==> flow/design.v <==
module PE
#(parameter DATA_WIDTH=8)
(
    clk,
    rst_n,
    en_din,
    en_win,
    data_in,
    weights_in,
    data_out,
    ready
);
input clk,rst_n;
input en_din,en_win;
input [DATA_WIDTH-1:0] data_in,weights_in;
output [2*DATA_WIDTH-1:0] data_out;   
output ready;  
wire en;
assign en = en_din & en_win;
reg [4:0] cnt;
always@(posedge clk or negedge rst_n)
begin
    if(!rst_n)
        cnt <= 'd0;
    else if(en)
    begin
        if(cnt == 27)  
            cnt <= 'd0;
        else 
            cnt <= cnt + 1'b1;
    end
    else
        cnt <= 'd0;
end
reg [2*DATA_WIDTH-1:0] sum;
always@(posedge clk or negedge rst_n)
begin
    if(!rst_n)
        sum <= 'd0;
    else if(en)
        begin
            if(cnt == 27)  
                sum <= 'd0; 
            else
                sum <= data_in * weights_in + sum;
        end
end
reg ready;
reg [2*DATA_WIDTH-1:0] data_out;
always@(posedge clk or negedge rst_n)
begin
    if(!rst_n)
    begin
        ready <= 1'b0;
        data_out <= 'd0;
    end
    else if(cnt == 27)
    begin
        ready <= 1'b1;
        data_out <= sum;
    end
    else
        ready <= 1'b0;        
end
endmodule
module input_bus
#(parameter BUS_WIDTH=8)  
(
    clk,
    rst_n,
    data,
    en,              
    data_l0,
    data_l1,
    data_l2,
    en_l0,
    en_l1,
    en_l2
);
input clk,rst_n; 
input en;                            
input [BUS_WIDTH-1:0] data;          
output en_l0,en_l1,en_l2;                            
output [BUS_WIDTH-1:0] data_l0,data_l1,data_l2;      
reg en_l0,en_l1,en_l2;
reg [BUS_WIDTH-1:0] data_l0,data_l1,data_l2;
always@(posedge clk or negedge rst_n)
begin
    if(!rst_n)
    begin
        en_l0 <= 1'b0;
        en_l1 <= 1'b0;
        en_l2 <= 1'b0;
        data_l0 <= 'd0;
        data_l1 <= 'd0;
        data_l2 <= 'd0;
    end
    else
    begin
        en_l0 <= en;
        en_l1 <= en_l0;
        en_l2 <= en_l1;
        data_l0 <= data;
        data_l1 <= data_l0;
        data_l2 <= data_l1;
    end
end
endmodule
module obuffer
#(
parameter DATA_WIDTH=8,  
parameter MEM_DATA_WIDTH=9,    
parameter MEM_ADDR_WIDTH=4    
)  
(
    clk,
    rst_n,
    p0_ready,
    p1_ready,
    p2_ready,
    p0_din,
    p1_din,
    p2_din,
    empty,
    full,
    rd_en,
    data_rdout,
    errout
);
input clk,rst_n;
input p0_ready,p1_ready,p2_ready;
input [2*DATA_WIDTH-1:0] p0_din,p1_din,p2_din;
input rd_en;
output empty,full;
output [2*DATA_WIDTH-1:0] data_rdout;
output errout;  
reg [2*DATA_WIDTH-1:0] mem[MEM_DATA_WIDTH-1:0];
reg [MEM_ADDR_WIDTH:0] wr_ptr, rd_ptr;
wire [MEM_ADDR_WIDTH-1:0] wr_addr,rd_addr;
assign wr_addr[MEM_ADDR_WIDTH-1:0] = wr_ptr[MEM_ADDR_WIDTH-1:0];
assign rd_addr[MEM_ADDR_WIDTH-1:0] = rd_ptr[MEM_ADDR_WIDTH-1:0];
always@(posedge clk or negedge rst_n)
begin
    if(!rst_n)
        wr_ptr <= 'd0;
    else if(!full & (p0_ready | p1_ready | p2_ready))
    begin
        if(wr_ptr[MEM_ADDR_WIDTH-1:0] == MEM_DATA_WIDTH-1)
            wr_ptr <= {~wr_ptr[MEM_ADDR_WIDTH],4'b0000};
        else 
            wr_ptr <= wr_ptr + 1'b1;
    end
end
always@(posedge clk or negedge rst_n)
begin
    if(!rst_n)
        rd_ptr <= 'd0;
    else if(!empty & rd_en)
    begin
        if(rd_ptr[MEM_ADDR_WIDTH-1:0] == MEM_DATA_WIDTH-1)
            rd_ptr <= {~rd_ptr[MEM_ADDR_WIDTH],4'b0000};
        else 
            rd_ptr <= rd_ptr + 1'b1;
    end
end
reg errout;
always@(posedge clk or negedge rst_n)
begin
    if(!rst_n)
        errout <= 1'b0;
    else if(!full & (p0_ready | p1_ready | p2_ready))
    begin
        case({p0_ready,p1_ready,p2_ready})
        3'b000:
            mem[wr_addr] <= mem[wr_addr];
        3'b100:
            mem[wr_addr] <= p0_din;
        3'b010:
            mem[wr_addr] <= p1_din;
        3'b001:
            mem[wr_addr] <= p2_din;
        default:
            errout <= 1'b1;
        endcase
    end
end
reg [2*DATA_WIDTH-1:0] data_rdout;
always@(posedge clk or negedge rst_n)
begin
    if(!rst_n)
        data_rdout <= 'd0;
    else if(!empty & rd_en)
        data_rdout <= mem[rd_addr];
end
assign full = (wr_ptr=={~rd_ptr[MEM_ADDR_WIDTH],rd_ptr[MEM_ADDR_WIDTH-1:0]});
assign empty = (wr_ptr==rd_ptr);
endmodule
module top(
    clk,
    rst_n,
    ifm0,
    ifm1,
    ifm2,
    ifm0_en,
    ifm1_en,
    ifm2_en,
    w0,
    w1,
    w2,
    w0_en,
    w1_en,
    w2_en,
    obf0_rd_en,
    obf1_rd_en,
    obf2_rd_en,
    obf0_empty,
    obf1_empty,
    obf2_empty,
    obf0_full,
    obf1_full,
    obf2_full,
    obf0_err,
    obf1_err,
    obf2_err,
    obf0_out,
    obf1_out,
    obf2_out
);
parameter DATA_WIDTH=8;
input clk,rst_n;
input ifm0_en,ifm1_en,ifm2_en;
input w0_en,w1_en,w2_en;
input [DATA_WIDTH-1:0] ifm0,ifm1,ifm2;
input [DATA_WIDTH-1:0] w0,w1,w2;
input obf0_rd_en,obf1_rd_en,obf2_rd_en;
output obf0_empty,obf1_empty,obf2_empty;
output obf0_full,obf1_full,obf2_full;
output obf0_err,obf1_err,obf2_err;
output [2*DATA_WIDTH-1:0] obf0_out,obf1_out,obf2_out;
wire [DATA_WIDTH-1:0] ifm0_l0,ifm0_l1,ifm0_l2;
wire ifm0_en0,ifm0_en1,ifm0_en2;
input_bus ifm_bus0(
    .clk(clk),
    .rst_n(rst_n),
    .data(ifm0),
    .en(ifm0_en),             
    .data_l0(ifm0_l0),
    .data_l1(ifm0_l1),
    .data_l2(ifm0_l2),
    .en_l0(ifm0_en0),
    .en_l1(ifm0_en1),
    .en_l2(ifm0_en2)
);
wire [DATA_WIDTH-1:0] ifm1_l0,ifm1_l1,ifm1_l2;
wire ifm1_en0,ifm1_en1,ifm1_en2;
input_bus ifm_bus1(
    .clk(clk),
    .rst_n(rst_n),
    .data(ifm1),
    .en(ifm1_en),             
    .data_l0(ifm1_l0),
    .data_l1(ifm1_l1),
    .data_l2(ifm1_l2),
    .en_l0(ifm1_en0),
    .en_l1(ifm1_en1),
    .en_l2(ifm1_en2)
);
wire [DATA_WIDTH-1:0] ifm2_l0,ifm2_l1,ifm2_l2;
wire ifm2_en0,ifm2_en1,ifm2_en2;
input_bus ifm_bus2(
    .clk(clk),
    .rst_n(rst_n),
    .data(ifm2),
    .en(ifm2_en),             
    .data_l0(ifm2_l0),
    .data_l1(ifm2_l1),
    .data_l2(ifm2_l2),
    .en_l0(ifm2_en0),
    .en_l1(ifm2_en1),
    .en_l2(ifm2_en2)
);
wire [DATA_WIDTH-1:0] w0_l0,w0_l1,w0_l2;
wire w0_en0,w0_en1,w0_en2;
input_bus w_bus0(
    .clk(clk),
    .rst_n(rst_n),
    .data(w0),
    .en(w0_en),             
    .data_l0(w0_l0),
    .data_l1(w0_l1),
    .data_l2(w0_l2),
    .en_l0(w0_en0),
    .en_l1(w0_en1),
    .en_l2(w0_en2)
);
wire [DATA_WIDTH-1:0] w1_l0,w1_l1,w1_l2;
wire w1_en0,w1_en1,w1_en2;
input_bus w_bus1(
    .clk(clk),
    .rst_n(rst_n),
    .data(w1),
    .en(w1_en),             
    .data_l0(w1_l0),
    .data_l1(w1_l1),
    .data_l2(w1_l2),
    .en_l0(w1_en0),
    .en_l1(w1_en1),
    .en_l2(w1_en2)
);
wire [DATA_WIDTH-1:0] w2_l0,w2_l1,w2_l2;
wire w2_en0,w2_en1,w2_en2;
input_bus w_bus2(
    .clk(clk),
    .rst_n(rst_n),
    .data(w2),
    .en(w2_en),             
    .data_l0(w2_l0),
    .data_l1(w2_l1),
    .data_l2(w2_l2),
    .en_l0(w2_en0),
    .en_l1(w2_en1),
    .en_l2(w2_en2)
);
wire [2*DATA_WIDTH-1:0] pe00_out,pe01_out,pe02_out,pe10_out,pe11_out,pe12_out,pe20_out,pe21_out,pe22_out;
wire pe00_rdy,pe01_rdy,pe02_rdy,pe10_rdy,pe11_rdy,pe12_rdy,pe20_rdy,pe21_rdy,pe22_rdy;
PE pe00(
    .clk(clk),
    .rst_n(rst_n),
    .en_din(ifm0_en0),
    .en_win(w0_en0),
    .data_in(ifm0_l0),
    .weights_in(w0_l0),
    .data_out(pe00_out),
    .ready(pe00_rdy)
);
PE pe01(
    .clk(clk),
    .rst_n(rst_n),
    .en_din(ifm0_en1),
    .en_win(w1_en0),
    .data_in(ifm0_l1),
    .weights_in(w1_l0),
    .data_out(pe01_out),
    .ready(pe01_rdy)
);
PE pe02(
    .clk(clk),
    .rst_n(rst_n),
    .en_din(ifm0_en2),
    .en_win(w2_en0),
    .data_in(ifm0_l2),
    .weights_in(w2_l0),
    .data_out(pe02_out),
    .ready(pe02_rdy)
);
PE pe10(
    .clk(clk),
    .rst_n(rst_n),
    .en_din(ifm1_en0),
    .en_win(w0_en1),
    .data_in(ifm1_l0),
    .weights_in(w0_l1),
    .data_out(pe10_out),
    .ready(pe10_rdy)
);
PE pe11(
    .clk(clk),
    .rst_n(rst_n),
    .en_din(ifm1_en1),
    .en_win(w1_en1),
    .data_in(ifm1_l1),
    .weights_in(w1_l1),
    .data_out(pe11_out),
    .ready(pe11_rdy)
);
PE pe12(
    .clk(clk),
    .rst_n(rst_n),
    .en_din(ifm1_en2),
    .en_win(w2_en1),
    .data_in(ifm1_l2),
    .weights_in(w2_l1),
    .data_out(pe12_out),
    .ready(pe12_rdy)
);
PE pe20(
    .clk(clk),
    .rst_n(rst_n),
    .en_din(ifm2_en0),
    .en_win(w0_en2),
    .data_in(ifm2_l0),
    .weights_in(w0_l2),
    .data_out(pe20_out),
    .ready(pe20_rdy)
);
PE pe21(
    .clk(clk),
    .rst_n(rst_n),
    .en_din(ifm2_en1),
    .en_win(w1_en2),
    .data_in(ifm2_l1),
    .weights_in(w1_l2),
    .data_out(pe21_out),
    .ready(pe21_rdy)
);
PE pe22(
    .clk(clk),
    .rst_n(rst_n),
    .en_din(ifm2_en2),
    .en_win(w2_en2),
    .data_in(ifm2_l2),
    .weights_in(w2_l2),
    .data_out(pe22_out),
    .ready(pe22_rdy)
);
obuffer obf0(
    .clk(clk),
    .rst_n(rst_n),
    .p0_ready(pe00_rdy),
    .p1_ready(pe10_rdy),
    .p2_ready(pe20_rdy),
    .p0_din(pe00_out),
    .p1_din(pe10_out),
    .p2_din(pe20_out),
    .empty(obf0_empty),
    .full(obf0_full),
    .rd_en(obf0_rd_en),
    .data_rdout(obf0_out),
    .errout(obf0_err)
);
obuffer obf1(
    .clk(clk),
    .rst_n(rst_n),
    .p0_ready(pe01_rdy),
    .p1_ready(pe11_rdy),
    .p2_ready(pe21_rdy),
    .p0_din(pe01_out),
    .p1_din(pe11_out),
    .p2_din(pe21_out),
    .empty(obf1_empty),
    .full(obf1_full),
    .rd_en(obf1_rd_en),
    .data_rdout(obf1_out),
    .errout(obf1_err)
);
obuffer obf2(
    .clk(clk),
    .rst_n(rst_n),
    .p0_ready(pe02_rdy),
    .p1_ready(pe12_rdy),
    .p2_ready(pe22_rdy),
    .p0_din(pe02_out),
    .p1_din(pe12_out),
    .p2_din(pe22_out),
    .empty(obf2_empty),
    .full(obf2_full),
    .rd_en(obf2_rd_en),
    .data_rdout(obf2_out),
    .errout(obf2_err)
);
endmodule
; Tool chain data of top
; Module top before and after one edit of its RTL, step after step.
; "before" refers to lines of the RTL above, "after" to lines of the edited file.
; "delta" is "after" less "before", of the values as shown; "change_rel_pct" is that difference over "before", in percent.
; Operators: Yosys type, input widths -> output width; for muxes data width and select width s.
; The mark n/a stands for no value.
[design]
top = top
clk_port = clk
cell_library = sky130hd
corner = tt_025C_1v80

; Edit of the RTL
; Unified diff, file above to edited file.
; A script made this edit. It changes what the design does and was not meant as an optimisation.
; begin of diff
@@ -404,4 +404,6 @@
     .ready(pe21_rdy)
 );
+wire pe22_rdy_0, pe22_rdy_1;
+wire [2*DATA_WIDTH-1:0] pe22_out_0, pe22_out_1;
 PE pe22(
     .clk(clk),
@@ -411,7 +413,11 @@
     .data_in(ifm2_l2),
     .weights_in(w2_l2),
-    .data_out(pe22_out),
-    .ready(pe22_rdy)
-);
+    .data_out(pe22_out_0),
+    .ready(pe22_rdy_0)
+);
+PE pe22_alt (.clk(clk), .rst_n(rst_n), .en_din(ifm2_en2), .en_win(~w2_en2), .data_in(ifm2_l2),
+    .weights_in(w2_l2), .data_out(pe22_out_1), .ready(pe22_rdy_1));
+assign pe22_rdy = pe22_rdy_0 ^ pe22_rdy_1;
+assign pe22_out = pe22_out_0 ^ pe22_out_1;
 obuffer obf0(
     .clk(clk),
; end of diff

; Elaborated design
; Source: Yosys, flattened and elaborated. Widths are those after wreduce. Registers that Yosys merges into a memory's read port (data or address) are not register bits. Print and check cells do not count.
[word_totals]
columns = item, before, after, delta, change_rel_pct
row1 = inputBits, 59, 59, 0, 0.00
row2 = reg_bits, 1017, 1055, 38, 3.74
[classes]
columns = item, before, after, delta, change_rel_pct
row1 = bitwise, 30, 34, 4, 13.33
row2 = mux, 183, 187, 4, 2.19
row3 = reduce_and_logical, 51, 51, 0, 0.00
row4 = mul, 9, 9, 0, 0.00
row5 = n_eq, 180, 181, 1, 0.56
row6 = add_sub_neg, 24, 26, 2, 8.33
[op_table]
columns = op, before, after, delta, change_rel_pct
row1 = $mux 5, 24, 26, 2, 8.33
row2 = $mux 16, 117, 118, 1, 0.85
row3 = $add 5x1->5 const B, 15, 16, 1, 6.67
row4 = $and 1x1->1, 15, 16, 1, 6.67
row5 = $add 16x16->16, 9, 10, 1, 11.11
row6 = $eq 5x5->1 const B, 9, 10, 1, 11.11
row7 = $mux 1, 9, 10, 1, 11.11
row8 = $not 1->1, 9, 10, 1, 11.11
row9 = $xor 1x1->1, 0, 1, 1, n/a
row10 = $xor 16x16->16, 0, 1, 1, n/a
; Unchanged operator kinds not shown: 21.

; Longest topological paths
; Depth = most cells in a row (Yosys ltp): at word level without a register or memory, in the mapped netlist without a sequential cell, where the memories' decode and read muxes count.
[logic_depth]
columns = item, before, after, delta, change_rel_pct
row1 = ltp_word, 5, 5, 0, 0.00
row2 = ABC_AREA, 0, 0, n/a, n/a
row3 = depth_mapped, 18, 25, 7, 38.89
row4 = depth_no_buf, 17, 24, 7, 41.18

; Netlist
; Source: synth_stat.txt of the flow (Yosys; design flattened, memories mapped). It holds for the ABC_AREA given above (unset counts as 0); a run with the other value may have another netlist.
[mapped]
columns = item, before, after, delta, change_rel_pct
row1 = ff_cells, 1017, 1055, 38, 3.74
row2 = mapped_area_um2, 63318.2, 64568.2, 1250.0, 1.97
row3 = cell_count, 6070, 6154, 84, 1.38
row4 = seq_area_um2, 27611.5, 28562.4, 950.9, 3.44
[by_type]
columns = cell, before, after, delta, change_rel_pct
row1 = sky130_fd_sc_hd__inv_1, 921, 716, -205, -22.26
row2 = sky130_fd_sc_hd__nand2_1, 912, 1046, 134, 14.69
row3 = sky130_fd_sc_hd__a21oi_1, 162, 227, 65, 40.12
row4 = sky130_fd_sc_hd__xor2_1, 43, 97, 54, 125.58
row5 = sky130_fd_sc_hd__a222oi_1, 108, 69, -39, -36.11
row6 = sky130_fd_sc_hd__dfrtp_1, 585, 623, 38, 6.50
row7 = sky130_fd_sc_hd__ha_1, 348, 380, 32, 9.20
row8 = sky130_fd_sc_hd__nand3_1, 59, 91, 32, 54.24
row9 = sky130_fd_sc_hd__a211oi_1, 46, 15, -31, -67.39
row10 = sky130_fd_sc_hd__a22oi_1, 151, 180, 29, 19.21
row11 = sky130_fd_sc_hd__a221oi_1, 76, 52, -24, -31.58
row12 = sky130_fd_sc_hd__a31oi_1, 32, 51, 19, 59.38
row13 = sky130_fd_sc_hd__o21ai_0, 296, 313, 17, 5.74
row14 = sky130_fd_sc_hd__o211ai_1, 10, 26, 16, 160.00
row15 = sky130_fd_sc_hd__o21bai_1, 9, 24, 15, 166.67
row16 = sky130_fd_sc_hd__nor3b_1, 8, 23, 15, 187.50
row17 = sky130_fd_sc_hd__buf_2, 27, 13, -14, -51.85
row18 = sky130_fd_sc_hd__xnor2_1, 72, 85, 13, 18.06
; Unchanged cell types not shown: 5.
; Not every row of either side is listed.
; By module: a second synthesis without flattening, with its own total; a netlist apart from the flattened one above.
[hier_totals]
columns = item, before, after, delta, change_rel_pct
row1 = cells_unflattened, 6231, 6674, 443, 7.11
row2 = hier_area_um2, 65061.1, 68538.2, 3477.1, 5.34
; Each row is one instance without its submodules.
[by_module_before]
columns = mod, mod_area_um2, cells, mod_seq_area_um2, instances
row1 = PE, 3987.6, 445, 950.9, 9
row2 = obuffer, 8373.0, 688, 4999.8, 3
row3 = input_bus, 675.6, 27, 675.6, 6
row4 = top, 0.0, 0, 0.0, 1
[by_module_after]
columns = mod, mod_area_um2, cells, mod_seq_area_um2, instances
row1 = PE, 3921.3, 443, 950.9, 10
row2 = obuffer, 8373.0, 688, 4999.8, 3
row3 = input_bus, 675.6, 27, 675.6, 6
row4 = top, 152.6, 18, 0.0, 1

; Timing after synthesis
; OpenSTA on the mapped netlist: ideal clock, no wires. The path of least setup slack (recovery checks aside). Input and output delay are each 20% of the period. Register names are those of the netlist, which keeps one name where synthesis merged equal registers.
[synth_timing]
columns = item, before, after, delta, change_rel_pct
row1 = path_type, register -> register, register -> register, n/a, n/a
row2 = startpoint, register ifm_bus1.data_l0[5], register w_bus2.data_l2[2], n/a, n/a
row3 = endpoint, register pe10.sum[15], register pe22.sum[15], n/a, n/a
row4 = path_delay_ns, 4.378, 5.625, 1.247, 28.48
row5 = path_slack_ns, 0.623, -0.625, -1.248, n/a
row6 = t_arrival_ns, 4.256, 5.499, 1.243, 29.21
row7 = clock_period_ns, 5.0, 5.0, 0.0, 0.00
row8 = path_stages, 16, 22, 6, 37.50
row9 = period_less_setup_slack_ns, 4.377, 5.625, 1.248, 28.51
; "path_delay_ns" is the arrival time less input delay plus setup time.
; "path_stages" counts driving pins, that of a launching flip-flop among them; a cell with two outputs on the path counts twice.
; "period_less_setup_slack_ns" = period - worst setup slack (recovery checks aside). The figure is calculated, with input and output delays left at 20% of the set period.
; The rows between start and end are the longest chain of elaborated cells between them; the timing report does not say that the signal goes this way. Where chains are equally long, one stands for them.
; Each line given opens the expression or statement behind the cell; cells for indexed reads and writes are added by Yosys, which also makes memories of some case tables.
; At most two assigning lines are given for a register; there are more.
[synth_between_before]
path_cell_list = sky130_fd_sc_hd__dfrtp_1 -> sky130_fd_sc_hd__clkbuf_1 -> sky130_fd_sc_hd__and2_1 -> sky130_fd_sc_hd__fa_1 -> sky130_fd_sc_hd__fa_1 -> sky130_fd_sc_hd__fa_1 -> sky130_fd_sc_hd__inv_1 -> sky130_fd_sc_hd__fa_1 -> sky130_fd_sc_hd__inv_1 -> sky130_fd_sc_hd__ha_1 -> sky130_fd_sc_hd__a21o_1 -> sky130_fd_sc_hd__a21o_1 -> sky130_fd_sc_hd__a211oi_1 -> sky130_fd_sc_hd__nor2_1 -> sky130_fd_sc_hd__or4_1 -> sky130_fd_sc_hd__a32o_1
elab_chain_len = 3
cone_cells = 3
lines_between = 2
[synth_lines_before]
columns = item, line_no
row1 = from (decl), 84  ; output [BUS_WIDTH-1:0] data_l0,data_l1,data_l2;
row2 = from (assign), 94  ; data_l0 <= 'd0;
row3 = from (assign), 103  ; data_l0 <= data;
row4 = $mul 8x8->16, 45  ; sum <= data_in * weights_in + sum;
row5 = $add 16x16->16, 45
row6 = $mux 16, 42  ; if(cnt == 27)
row7 = to (assign), 43  ; sum <= 'd0;
row8 = to (assign), 45
row9 = to (decl), 35  ; reg [2*DATA_WIDTH-1:0] sum;
[synth_between_after]
path_cell_list = sky130_fd_sc_hd__dfrtp_1 -> sky130_fd_sc_hd__and2_1 -> sky130_fd_sc_hd__fa_1 -> sky130_fd_sc_hd__fa_1 -> sky130_fd_sc_hd__fa_1 -> sky130_fd_sc_hd__inv_1 -> sky130_fd_sc_hd__fa_1 -> sky130_fd_sc_hd__inv_1 -> sky130_fd_sc_hd__ha_1 -> sky130_fd_sc_hd__or3_1 -> sky130_fd_sc_hd__o2111ai_1 -> sky130_fd_sc_hd__nand2b_1 -> sky130_fd_sc_hd__a21oi_1 -> sky130_fd_sc_hd__xnor2_1 -> sky130_fd_sc_hd__ha_1 -> sky130_fd_sc_hd__buf_2 -> sky130_fd_sc_hd__and4_1 -> sky130_fd_sc_hd__nand3_1 -> sky130_fd_sc_hd__o311a_1 -> sky130_fd_sc_hd__or3_1 -> sky130_fd_sc_hd__and2_0 -> sky130_fd_sc_hd__a221o_1
elab_chain_len = 3
cone_cells = 3
lines_between = 2
[synth_lines_after]
columns = item, line_no
row1 = from (decl), 84  ; output [BUS_WIDTH-1:0] data_l0,data_l1,data_l2;
row2 = from (assign), 96  ; data_l2 <= 'd0;
row3 = from (assign), 105  ; data_l2 <= data_l1;
row4 = $mul 8x8->16, 45  ; sum <= data_in * weights_in + sum;
row5 = $add 16x16->16, 45
row6 = $mux 16, 42  ; if(cnt == 27)
row7 = to (assign), 43  ; sum <= 'd0;
row8 = to (assign), 45
row9 = to (decl), 35  ; reg [2*DATA_WIDTH-1:0] sum;

; Path in the finished layout
; From the final timing report of the runs of pair A: the path of least setup slack in the routed layout; clock arrival at registers is part of the times.
[layout_timing]
columns = item, before, after, delta, change_rel_pct
row1 = path_type, register -> register, register -> register, n/a, n/a
row2 = startpoint, register ifm_bus0.data_l0[5], register w_bus2.data_l2[4], n/a, n/a
row3 = endpoint, register pe00.sum[14], register pe22.sum[15], n/a, n/a
row4 = t_arrival_ns, 5.25, 6.30, 1.05, 20.00
row5 = path_stages, 16, 21, 5, 31.25
row6 = clock_period_ns, 4.79, 4.79, 0.00, 0.00
row7 = path_slack_ns, 0.21, -0.89, -1.10, n/a
; The rows between start and end are the longest chain of elaborated cells between them; the timing report does not say that the signal goes this way. Where chains are equally long, one stands for them.
; At most two assigning lines are given for a register; there are more.
[layout_between_before]
path_cell_list = sky130_fd_sc_hd__dfrtp_1 -> sky130_fd_sc_hd__nand2_1 -> sky130_fd_sc_hd__fa_1 -> sky130_fd_sc_hd__inv_1 -> sky130_fd_sc_hd__fa_1 -> sky130_fd_sc_hd__fa_1 -> sky130_fd_sc_hd__inv_1 -> sky130_fd_sc_hd__fa_1 -> sky130_fd_sc_hd__inv_1 -> sky130_fd_sc_hd__ha_1 -> sky130_fd_sc_hd__a21o_1 -> sky130_fd_sc_hd__a21o_1 -> sky130_fd_sc_hd__a21o_1 -> sky130_fd_sc_hd__a221o_1 -> sky130_fd_sc_hd__a211o_1 -> sky130_fd_sc_hd__o211ai_1
elab_chain_len = 3
cone_cells = 3
lines_between = 2
[layout_lines_before]
columns = item, line_no
row1 = from (decl), 84  ; output [BUS_WIDTH-1:0] data_l0,data_l1,data_l2;
row2 = from (assign), 94  ; data_l0 <= 'd0;
row3 = from (assign), 103  ; data_l0 <= data;
row4 = $mul 8x8->16, 45  ; sum <= data_in * weights_in + sum;
row5 = $add 16x16->16, 45
row6 = $mux 16, 42  ; if(cnt == 27)
row7 = to (assign), 43  ; sum <= 'd0;
row8 = to (assign), 45
row9 = to (decl), 35  ; reg [2*DATA_WIDTH-1:0] sum;
[layout_between_after]
path_cell_list = sky130_fd_sc_hd__dfrtp_2 -> sky130_fd_sc_hd__and2_4 -> sky130_fd_sc_hd__fa_1 -> sky130_fd_sc_hd__fa_1 -> sky130_fd_sc_hd__fa_1 -> sky130_fd_sc_hd__inv_1 -> sky130_fd_sc_hd__fa_1 -> sky130_fd_sc_hd__inv_2 -> sky130_fd_sc_hd__ha_4 -> sky130_fd_sc_hd__or3_4 -> sky130_fd_sc_hd__o2111ai_4 -> sky130_fd_sc_hd__nand2b_1 -> sky130_fd_sc_hd__a21oi_2 -> sky130_fd_sc_hd__xnor2_2 -> sky130_fd_sc_hd__ha_4 -> sky130_fd_sc_hd__and4_1 -> sky130_fd_sc_hd__nand3_1 -> sky130_fd_sc_hd__o311a_1 -> sky130_fd_sc_hd__or3_4 -> sky130_fd_sc_hd__and2_4 -> sky130_fd_sc_hd__a221o_1
elab_chain_len = 3
cone_cells = 3
lines_between = 2
[layout_lines_after]
columns = item, line_no
row1 = from (decl), 84  ; output [BUS_WIDTH-1:0] data_l0,data_l1,data_l2;
row2 = from (assign), 96  ; data_l2 <= 'd0;
row3 = from (assign), 105  ; data_l2 <= data_l1;
row4 = $mul 8x8->16, 45  ; sum <= data_in * weights_in + sum;
row5 = $add 16x16->16, 45
row6 = $mux 16, 42  ; if(cnt == 27)
row7 = to (assign), 43  ; sum <= 'd0;
row8 = to (assign), 45
row9 = to (decl), 35  ; reg [2*DATA_WIDTH-1:0] sum;

; Measured runs
; Both versions went through the flow (Yosys, OpenROAD) with the same settings in each pair. Constraints: input delay and output delay 20% of the set period each, output load 0.01 pF.
[settings_pair_A]
CORE_UTILIZATION = 40
PLACE_DENSITY = 0.6
period_ns = 4.79
CAP_MARGIN = 20
CORE_MARGIN = 2
SLEW_MARGIN = 20
[results_pair_A]
columns = item, before, after, delta, change_rel_pct
row1 = post_route_util_pct, 45.1, 46.9, 1.8, n/a
row2 = synthArea_um2, 63318.2, 64568.2, 1250.0, 1.97
row3 = layout_stdcell_area_um2, 71115.7, 75294.7, 4179.0, 5.88
row4 = tns_ns, 0.000, -5.441, -5.441, n/a
row5 = die_um2, 161495.0, 164649.0, 3154.0, 1.95
row6 = fin_ws_ns, 0.208, -0.895, -1.103, n/a
row7 = design_power_uw, 36880, 47366, 10486, 28.43
[settings_pair_B]
CAP_MARGIN = 5
CELL_PAD_IN_SITES_GLOBAL_PLACEMENT = 0
CORE_UTILIZATION = 44
CTS_CLUSTER_DIAMETER = 118
CTS_CLUSTER_SIZE = 64
PLACE_DENSITY_LB_ADDON = 0.07
SETUP_SLACK_MARGIN = 0.27
period_ns = 3.99
CORE_MARGIN = 2
SLEW_MARGIN = 20
[results_pair_B]
columns = item, before, after, delta, change_rel_pct
row1 = post_route_util_pct, 53.0, 54.2, 1.2, n/a
row2 = synthArea_um2, 63318.2, 64568.2, 1250.0, 1.97
row3 = layout_stdcell_area_um2, 75961.6, 78942.0, 2980.4, 3.92
row4 = tns_ns, -9.324, -28.666, -19.342, n/a
row5 = die_um2, 146957.0, 149827.0, 2870.0, 1.95
row6 = fin_ws_ns, -0.359, -1.734, -1.375, n/a
row7 = design_power_uw, 51875, 64574, 12699, 24.48
; "design_power_uw" is the tool's figure for a default switching activity; nothing was simulated.
